==> flow/design.v <==
module multiplier #(parameter width_p="inv")
  ( input      [width_p-1:0] a_i
  , input      [width_p-1:0] b_i
  , output [(2*width_p)-1:0] c_o
  );
  assign c_o = a_i * b_i;
endmodule
module chip_top
  ( input          clk_i
  , input          reset_i
  , input          v_i
  , input  [31:0]  a_i
  , input  [31:0]  b_i
  , output         v_o
  , output [63:0]  c_o
  );
  reg        v_r, v_o_r;
  reg [31:0] a_r, b_r;
  reg [63:0] c_r;
  wire [63:0] c_n;
  multiplier #(.width_p(32)) MULT
    (.a_i(a_r)
    ,.b_i(b_r)
    ,.c_o(c_n)
    );
  always @(posedge clk_i) begin
    if (reset_i) begin
      v_r   <= 1'b0;
      v_o_r <= 1'b0;
    end else begin
      v_r   <= v_i;
      v_o_r <= v_r;
    end
    a_r <= a_i;
    b_r <= b_i;
    c_r <= c_n;
  end
  assign v_o = v_o_r;
  assign c_o = c_r;
endmodule
Memo
Re: synthesis data of chip_top

### Tool chain data of chip_top

Each step is given for the RTL above and for the edited RTL.
"original" refers to lines of the RTL above, "edited" to lines of the edited file.
"difference": "edited" minus "original" as printed here.
Operators: Yosys type, input widths -> output width; for muxes data width and select width s.
The mark -- stands for no value.

| inputs | value |
|---|---|
| design top | chip_top |
| clock input | clk_i |
| cell library | sky130hd |
| timing corner | tt_025C_1v80 |

### The edit

Unified diff, file above to edited file.
This change comes from a script, not from a designer. The edited design behaves differently; no optimisation was intended.

```diff
@@ -32,8 +32,8 @@
       v_o_r <= v_r;
     end
-    a_r <= a_i;
     b_r <= b_i;
     c_r <= c_n;
   end
+  always @(*) a_r = a_i;
   assign v_o = v_o_r;
   assign c_o = c_r;
```

### Elaborated design

Source: Yosys, flattened and elaborated, memories not mapped. Widths are those after wreduce; folded enables and synchronous resets count as part of the registers. Registers that Yosys merges into a memory's read port (data or address) are not register bits. Print and check cells do not count. Equal cells are merged and count once.

Bit counts:

| item | original | edited | difference |
|---|---|---|---|
| bits in registers | 130 | 98 | -32 |
| input port bits | 67 | 67 | 0 |
| output and inout bits | 65 | 65 | 0 |
| cells after elaboration | 6 | 5 | -1 |

Cells by class:

| item | original | edited | difference |
|---|---|---|---|
| multiply operators | 1 | 1 | 0 |

Operator list:

| kind | original | edited | difference |
|---|---|---|---|
| $mul 32x32->64 | 1 | 1 | 0 |

### Depth

Yosys ltp: most cells in a row. Word level: on the elaborated netlist, between registers, memories and ports. Mapped: between sequential cells and ports; inverters and the memories' decode and read muxes count.

Logic depth:

| item | original | edited | difference |
|---|---|---|---|
| depth in word-level cells | 1 | 1 | 0 |
| ABC_AREA | 0 | 0 | -- |
| gate-level depth with buffers | 29 | 29 | 0 |
| depth with buffers taken out | 27 | 27 | 0 |

### Mapped cells and area

The flow's flattened synthesis, as Yosys stat reports it; memories are mapped. The netlist is that of the ABC_AREA named above (0 if unset); the other value can give another one.

Cell types:

| cell type | original | edited | difference |
|---|---|---|---|
| sky130_fd_sc_hd__dfxtp_1 | 130 | 98 | -32 |
| sky130_fd_sc_hd__inv_1 | 873 | 862 | -11 |
| sky130_fd_sc_hd__clkbuf_1 | 218 | 207 | -11 |
| sky130_fd_sc_hd__o21ai_0 | 37 | 29 | -8 |
| sky130_fd_sc_hd__nor2b_1 | 4 | 11 | +7 |
| sky130_fd_sc_hd__nor2_1 | 32 | 26 | -6 |
| sky130_fd_sc_hd__a21o_1 | 29 | 35 | +6 |
| sky130_fd_sc_hd__nand4_1 | 22 | 16 | -6 |
| sky130_fd_sc_hd__nand2b_1 | 1 | 7 | +6 |
| sky130_fd_sc_hd__o21a_1 | 10 | 5 | -5 |
| sky130_fd_sc_hd__nand2_1 | 471 | 475 | +4 |
| sky130_fd_sc_hd__nand3_1 | 12 | 8 | -4 |
| sky130_fd_sc_hd__buf_2 | 0 | 4 | +4 |
| sky130_fd_sc_hd__o211ai_1 | 5 | 2 | -3 |
| sky130_fd_sc_hd__a211oi_1 | 4 | 7 | +3 |
| sky130_fd_sc_hd__o41ai_1 | 4 | 1 | -3 |
| sky130_fd_sc_hd__or2_2 | 1 | 4 | +3 |
| sky130_fd_sc_hd__a21oi_2 | 0 | 3 | +3 |

Not every row of either side is listed.

Synthesis totals:

| item | original | edited | difference |
|---|---|---|---|
| mapped cells | 3,824 | 3,777 | -47 |
| mapped area (sq um) | 35,870.7 | 35,275.1 | -595.6 |
| area of sequential cells (sq um) | 2,602.5 | 1,961.9 | -640.6 |
| flip-flop cells | 130 | 98 | -32 |
| buffers | 218 | 212 | -6 |

The figures by module come from a second, unflattened synthesis with its own total; it is not the netlist above.

Unflattened totals:

| item | original | edited | difference |
|---|---|---|---|
| cells (unflattened synthesis) | 3,862 | 3,830 | -32 |
| area total of the unflattened synthesis (sq um) | 36,150.9 | 35,510.3 | -640.6 |

Rows give one instance, submodules left out.

Modules, original:

| module | instances | cells | area (sq um) | sequential area (sq um) |
|---|---|---|---|---|
| multiplier (width_p=32) | 1 | 3,730 | 33,535.9 | 0.0 |
| chip_top | 1 | 132 | 2,615.0 | 2,602.5 |

Modules, edited:

| module | instances | cells | area (sq um) | sequential area (sq um) |
|---|---|---|---|---|
| multiplier (width_p=32) | 1 | 3,730 | 33,535.9 | 0.0 |
| chip_top | 1 | 100 | 1,974.4 | 1,961.9 |

### Path before layout

Source: OpenSTA report_checks on the synthesized netlist (no wires, ideal clock, input and output delay 20% of the period each), path of least setup slack; recovery checks are left aside. Register names are those of the netlist, which keeps one name where synthesis merged equal registers.

Path after synthesis:

| item | original | edited | difference |
|---|---|---|---|
| kind | register to register | input to register | -- |
| start point | register a_r[29] | input port a_i[24] | -- |
| end point | register c_r[62] | register c_r[62] | -- |
| period (ps) | 7,500 | 7,500 | 0 |
| input delay (ps) | -- | 1,500 | -- |
| setup time (ps) | 119 | 133 | +14 |
| launch time at the first pin (ps) | 0 | 1,500 | +1,500 |
| arrival time (ps) | 6,960 | 8,115 | +1,155 |
| required time (ps) | 7,381 | 7,367 | -14 |
| path slack (ps) | 420 | -748 | -1,168 |
| path delay (ps) | 7,079 | 6,748 | -331 |
| stages on the path | 25 | 26 | +1 |
| buffers on the path | 2 | 1 | -1 |
| synthesis period reached (ps) | 7,080 | 8,248 | +1,168 |

"path delay" is the arrival time less input delay plus setup time.
"stages on the path" counts driving pins, that of a launching flip-flop among them; a cell with two outputs on the path counts twice.
"synthesis period reached" = period - worst setup slack (recovery checks aside). The figure is calculated, with input and output delays left at 20% of the set period.
Between the ends stands the longest chain of elaborated cells between them, by number of cells; it is not shown to be the way that was timed. Of several equally long chains one is given.
A line is the first line of the expression or statement that the cell stems from. Yosys adds cells for indexed reads and writes and turns some case tables into memories.

| between the ends, after synthesis, original | value |
|---|---|
| cell sequence | sky130_fd_sc_hd__dfxtp_1 -> sky130_fd_sc_hd__clkbuf_1 -> sky130_fd_sc_hd__nand2_1 -> sky130_fd_sc_hd__fa_1 -> sky130_fd_sc_hd__inv_1 -> sky130_fd_sc_hd__fa_1 -> sky130_fd_sc_hd__inv_1 -> sky130_fd_sc_hd__fa_1 -> sky130_fd_sc_hd__fa_1 -> sky130_fd_sc_hd__inv_1 -> sky130_fd_sc_hd__fa_1 -> sky130_fd_sc_hd__fa_1 -> sky130_fd_sc_hd__fa_1 -> sky130_fd_sc_hd__fa_1 -> sky130_fd_sc_hd__ha_1 -> sky130_fd_sc_hd__clkbuf_1 -> sky130_fd_sc_hd__nand4_1 -> sky130_fd_sc_hd__nor4_1 -> sky130_fd_sc_hd__inv_1 -> sky130_fd_sc_hd__a211oi_1 -> sky130_fd_sc_hd__o21ai_0 -> sky130_fd_sc_hd__o21a_1 -> sky130_fd_sc_hd__o21ai_0 -> sky130_fd_sc_hd__o211ai_1 -> sky130_fd_sc_hd__xnor2_1 |
| cells in the longest elaborated chain | 1 |
| elaborated cells between the ends (all ways) | 1 |
| source lines of those cells | 1 |
| classes of those cells | mul: 1 |

Ends and longest elaborated chain, after synthesis, original:

| item | RTL line | RTL |
|---|---|---|
| start: declaration | 18 | `reg [31:0] a_r, b_r;` |
| start: assignment | 34 | `a_r <= a_i;` |
| $mul 32x32->64 | 6 | `assign c_o = a_i * b_i;` |
| end: assignment | 36 | `c_r <= c_n;` |
| end: declaration | 19 | `reg [63:0] c_r;` |

| between the ends, after synthesis, edited | value |
|---|---|
| cell sequence | sky130_fd_sc_hd__clkbuf_1 -> sky130_fd_sc_hd__nand2_1 -> sky130_fd_sc_hd__fa_1 -> sky130_fd_sc_hd__inv_1 -> sky130_fd_sc_hd__fa_1 -> sky130_fd_sc_hd__inv_1 -> sky130_fd_sc_hd__fa_1 -> sky130_fd_sc_hd__inv_1 -> sky130_fd_sc_hd__fa_1 -> sky130_fd_sc_hd__fa_1 -> sky130_fd_sc_hd__fa_1 -> sky130_fd_sc_hd__fa_1 -> sky130_fd_sc_hd__inv_1 -> sky130_fd_sc_hd__fa_1 -> sky130_fd_sc_hd__inv_1 -> sky130_fd_sc_hd__ha_1 -> sky130_fd_sc_hd__a21oi_1 -> sky130_fd_sc_hd__o21ai_0 -> sky130_fd_sc_hd__a31oi_1 -> sky130_fd_sc_hd__a21boi_0 -> sky130_fd_sc_hd__o31a_1 -> sky130_fd_sc_hd__a31o_2 -> sky130_fd_sc_hd__a21oi_4 -> sky130_fd_sc_hd__o31ai_2 -> sky130_fd_sc_hd__a2111oi_0 -> sky130_fd_sc_hd__nor3_1 |
| cells in the longest elaborated chain | 1 |
| elaborated cells between the ends (all ways) | 1 |
| source lines of those cells | 1 |
| classes of those cells | mul: 1 |

Ends and longest elaborated chain, after synthesis, edited:

| item | RTL line | RTL |
|---|---|---|
| start: declaration | 12 | `, input  [31:0]  a_i` |
| $mul 32x32->64 | 6 | `assign c_o = a_i * b_i;` |
| end: assignment | 35 | `c_r <= c_n;` |
| end: declaration | 19 | `reg [63:0] c_r;` |

### Timing after layout

Path of least setup slack in the final report of the runs of pair 1 (OpenROAD, finished layout, wires in). Where an end is a register, its clock arrival counts in the times.
The report prints the path's times to 10 ps; the period is as set.

Path after layout:

| item | original | edited | difference |
|---|---|---|---|
| kind | register to register | input to register | -- |
| start point | register b_r[8] | input port a_i[5] | -- |
| end point | register c_r[52] | register c_r[61] | -- |
| period (ps) | 7,500 | 7,500 | 0 |
| input delay (ps) | -- | 1,500 | -- |
| setup time (ps) | 60 | 70 | +10 |
| launch time at the first pin (ps) | 510 | 1,500 | +990 |
| arrival time (ps) | 7,770 | 9,010 | +1,240 |
| required time (ps) | 7,970 | 7,870 | -100 |
| path slack (ps) | 200 | -1,140 | -1,340 |
| stages on the path | 23 | 28 | +5 |
| buffers on the path | 4 | 5 | +1 |

Between the ends stands the longest chain of elaborated cells between them, by number of cells; it is not shown to be the way that was timed. Of several equally long chains one is given.

| between the ends, after layout, original | value |
|---|---|
| cell sequence | sky130_fd_sc_hd__dfxtp_1 -> sky130_fd_sc_hd__buf_12 -> sky130_fd_sc_hd__buf_6 -> sky130_fd_sc_hd__and2_1 -> sky130_fd_sc_hd__fa_1 -> sky130_fd_sc_hd__fa_1 -> sky130_fd_sc_hd__inv_1 -> sky130_fd_sc_hd__fa_1 -> sky130_fd_sc_hd__fa_1 -> sky130_fd_sc_hd__inv_1 -> sky130_fd_sc_hd__fa_1 -> sky130_fd_sc_hd__fa_1 -> sky130_fd_sc_hd__fa_1 -> sky130_fd_sc_hd__fa_1 -> sky130_fd_sc_hd__ha_4 -> sky130_fd_sc_hd__buf_4 -> sky130_fd_sc_hd__buf_4 -> sky130_fd_sc_hd__nand2_1 -> sky130_fd_sc_hd__or4_1 -> sky130_fd_sc_hd__o41ai_4 -> sky130_fd_sc_hd__nand2_4 -> sky130_fd_sc_hd__o41ai_4 -> sky130_fd_sc_hd__xor2_1 |
| cells in the longest elaborated chain | 1 |
| elaborated cells between the ends (all ways) | 1 |
| source lines of those cells | 1 |
| classes of those cells | mul: 1 |

Ends and longest elaborated chain, after layout, original:

| item | RTL line | RTL |
|---|---|---|
| start: declaration | 18 | `reg [31:0] a_r, b_r;` |
| start: assignment | 35 | `b_r <= b_i;` |
| $mul 32x32->64 | 6 | `assign c_o = a_i * b_i;` |
| end: assignment | 36 | `c_r <= c_n;` |
| end: declaration | 19 | `reg [63:0] c_r;` |

| between the ends, after layout, edited | value |
|---|---|
| cell sequence | sky130_fd_sc_hd__buf_2 -> sky130_fd_sc_hd__buf_6 -> sky130_fd_sc_hd__and2_4 -> sky130_fd_sc_hd__fa_1 -> sky130_fd_sc_hd__inv_2 -> sky130_fd_sc_hd__fa_1 -> sky130_fd_sc_hd__inv_1 -> sky130_fd_sc_hd__fa_1 -> sky130_fd_sc_hd__inv_1 -> sky130_fd_sc_hd__fa_1 -> sky130_fd_sc_hd__inv_2 -> sky130_fd_sc_hd__fa_2 -> sky130_fd_sc_hd__fa_1 -> sky130_fd_sc_hd__fa_1 -> sky130_fd_sc_hd__fa_1 -> sky130_fd_sc_hd__ha_4 -> sky130_fd_sc_hd__buf_6 -> sky130_fd_sc_hd__nand4_1 -> sky130_fd_sc_hd__nor3_4 -> sky130_fd_sc_hd__o211ai_1 -> sky130_fd_sc_hd__buf_4 -> sky130_fd_sc_hd__a2111oi_4 -> sky130_fd_sc_hd__buf_4 -> sky130_fd_sc_hd__o21ai_4 -> sky130_fd_sc_hd__nand2_2 -> sky130_fd_sc_hd__a31oi_4 -> sky130_fd_sc_hd__a31oi_2 -> sky130_fd_sc_hd__xor2_1 |
| cells in the longest elaborated chain | 1 |
| elaborated cells between the ends (all ways) | 1 |
| source lines of those cells | 1 |
| classes of those cells | mul: 1 |

Ends and longest elaborated chain, after layout, edited:

| item | RTL line | RTL |
|---|---|---|
| start: declaration | 12 | `, input  [31:0]  a_i` |
| $mul 32x32->64 | 6 | `assign c_o = a_i * b_i;` |
| end: assignment | 35 | `c_r <= c_n;` |
| end: declaration | 19 | `reg [63:0] c_r;` |

### Measured runs

Runs of the flow (Yosys, OpenROAD) on both versions; the two runs of a pair have the same settings. The constraints put input and output delay at 20% of the set period each and load the outputs with 0.01 pF.

| flow settings, pair 1 | value |
|---|---|
| CORE_UTILIZATION | 40 |
| period_ns | 7.5 |
| CAP_MARGIN | 20 |
| CORE_MARGIN | 2 |
| SLEW_MARGIN | 20 |

Results, pair 1:

| item | original | edited | difference |
|---|---|---|---|
| post-synthesis cell area (sq um) | 35,870.7 | 35,275.1 | -595.6 |
| total die area (sq um) | 92,088.0 | 90,579.9 | -1,508.1 |
| final design utilization (%) | 47.5 | 50.2 | +2.7 |
| setup slack of the worst path (ps) | 195 | -1,138 | -1,333 |

| flow settings, pair 2 | value |
|---|---|
| ABC_AREA | 0 |
| CELL_PAD_IN_SITES_DETAIL_PLACEMENT | 0 |
| CORE_MARGIN | 4 |
| CORE_UTILIZATION | 71 |
| CTS_CLUSTER_SIZE | 10 |
| GPL_ROUTABILITY_DRIVEN | 0 |
| GPL_TIMING_DRIVEN | 0 |
| SETUP_SLACK_MARGIN | 1.38 |
| TNS_END_PERCENT | 100 |
| period_ns | 10.1 |
| CAP_MARGIN | 20 |
| SLEW_MARGIN | 20 |

Results, pair 2:

| item | original | edited | difference |
|---|---|---|---|
| post-synthesis cell area (sq um) | 35,870.7 | 35,275.1 | -595.6 |
| total die area (sq um) | 54,181.9 | 53,312.5 | -869.4 |
| final design utilization (%) | 77.6 | 82.9 | +5.3 |
| setup slack of the worst path (ps) | 1,420 | 934 | -486 |
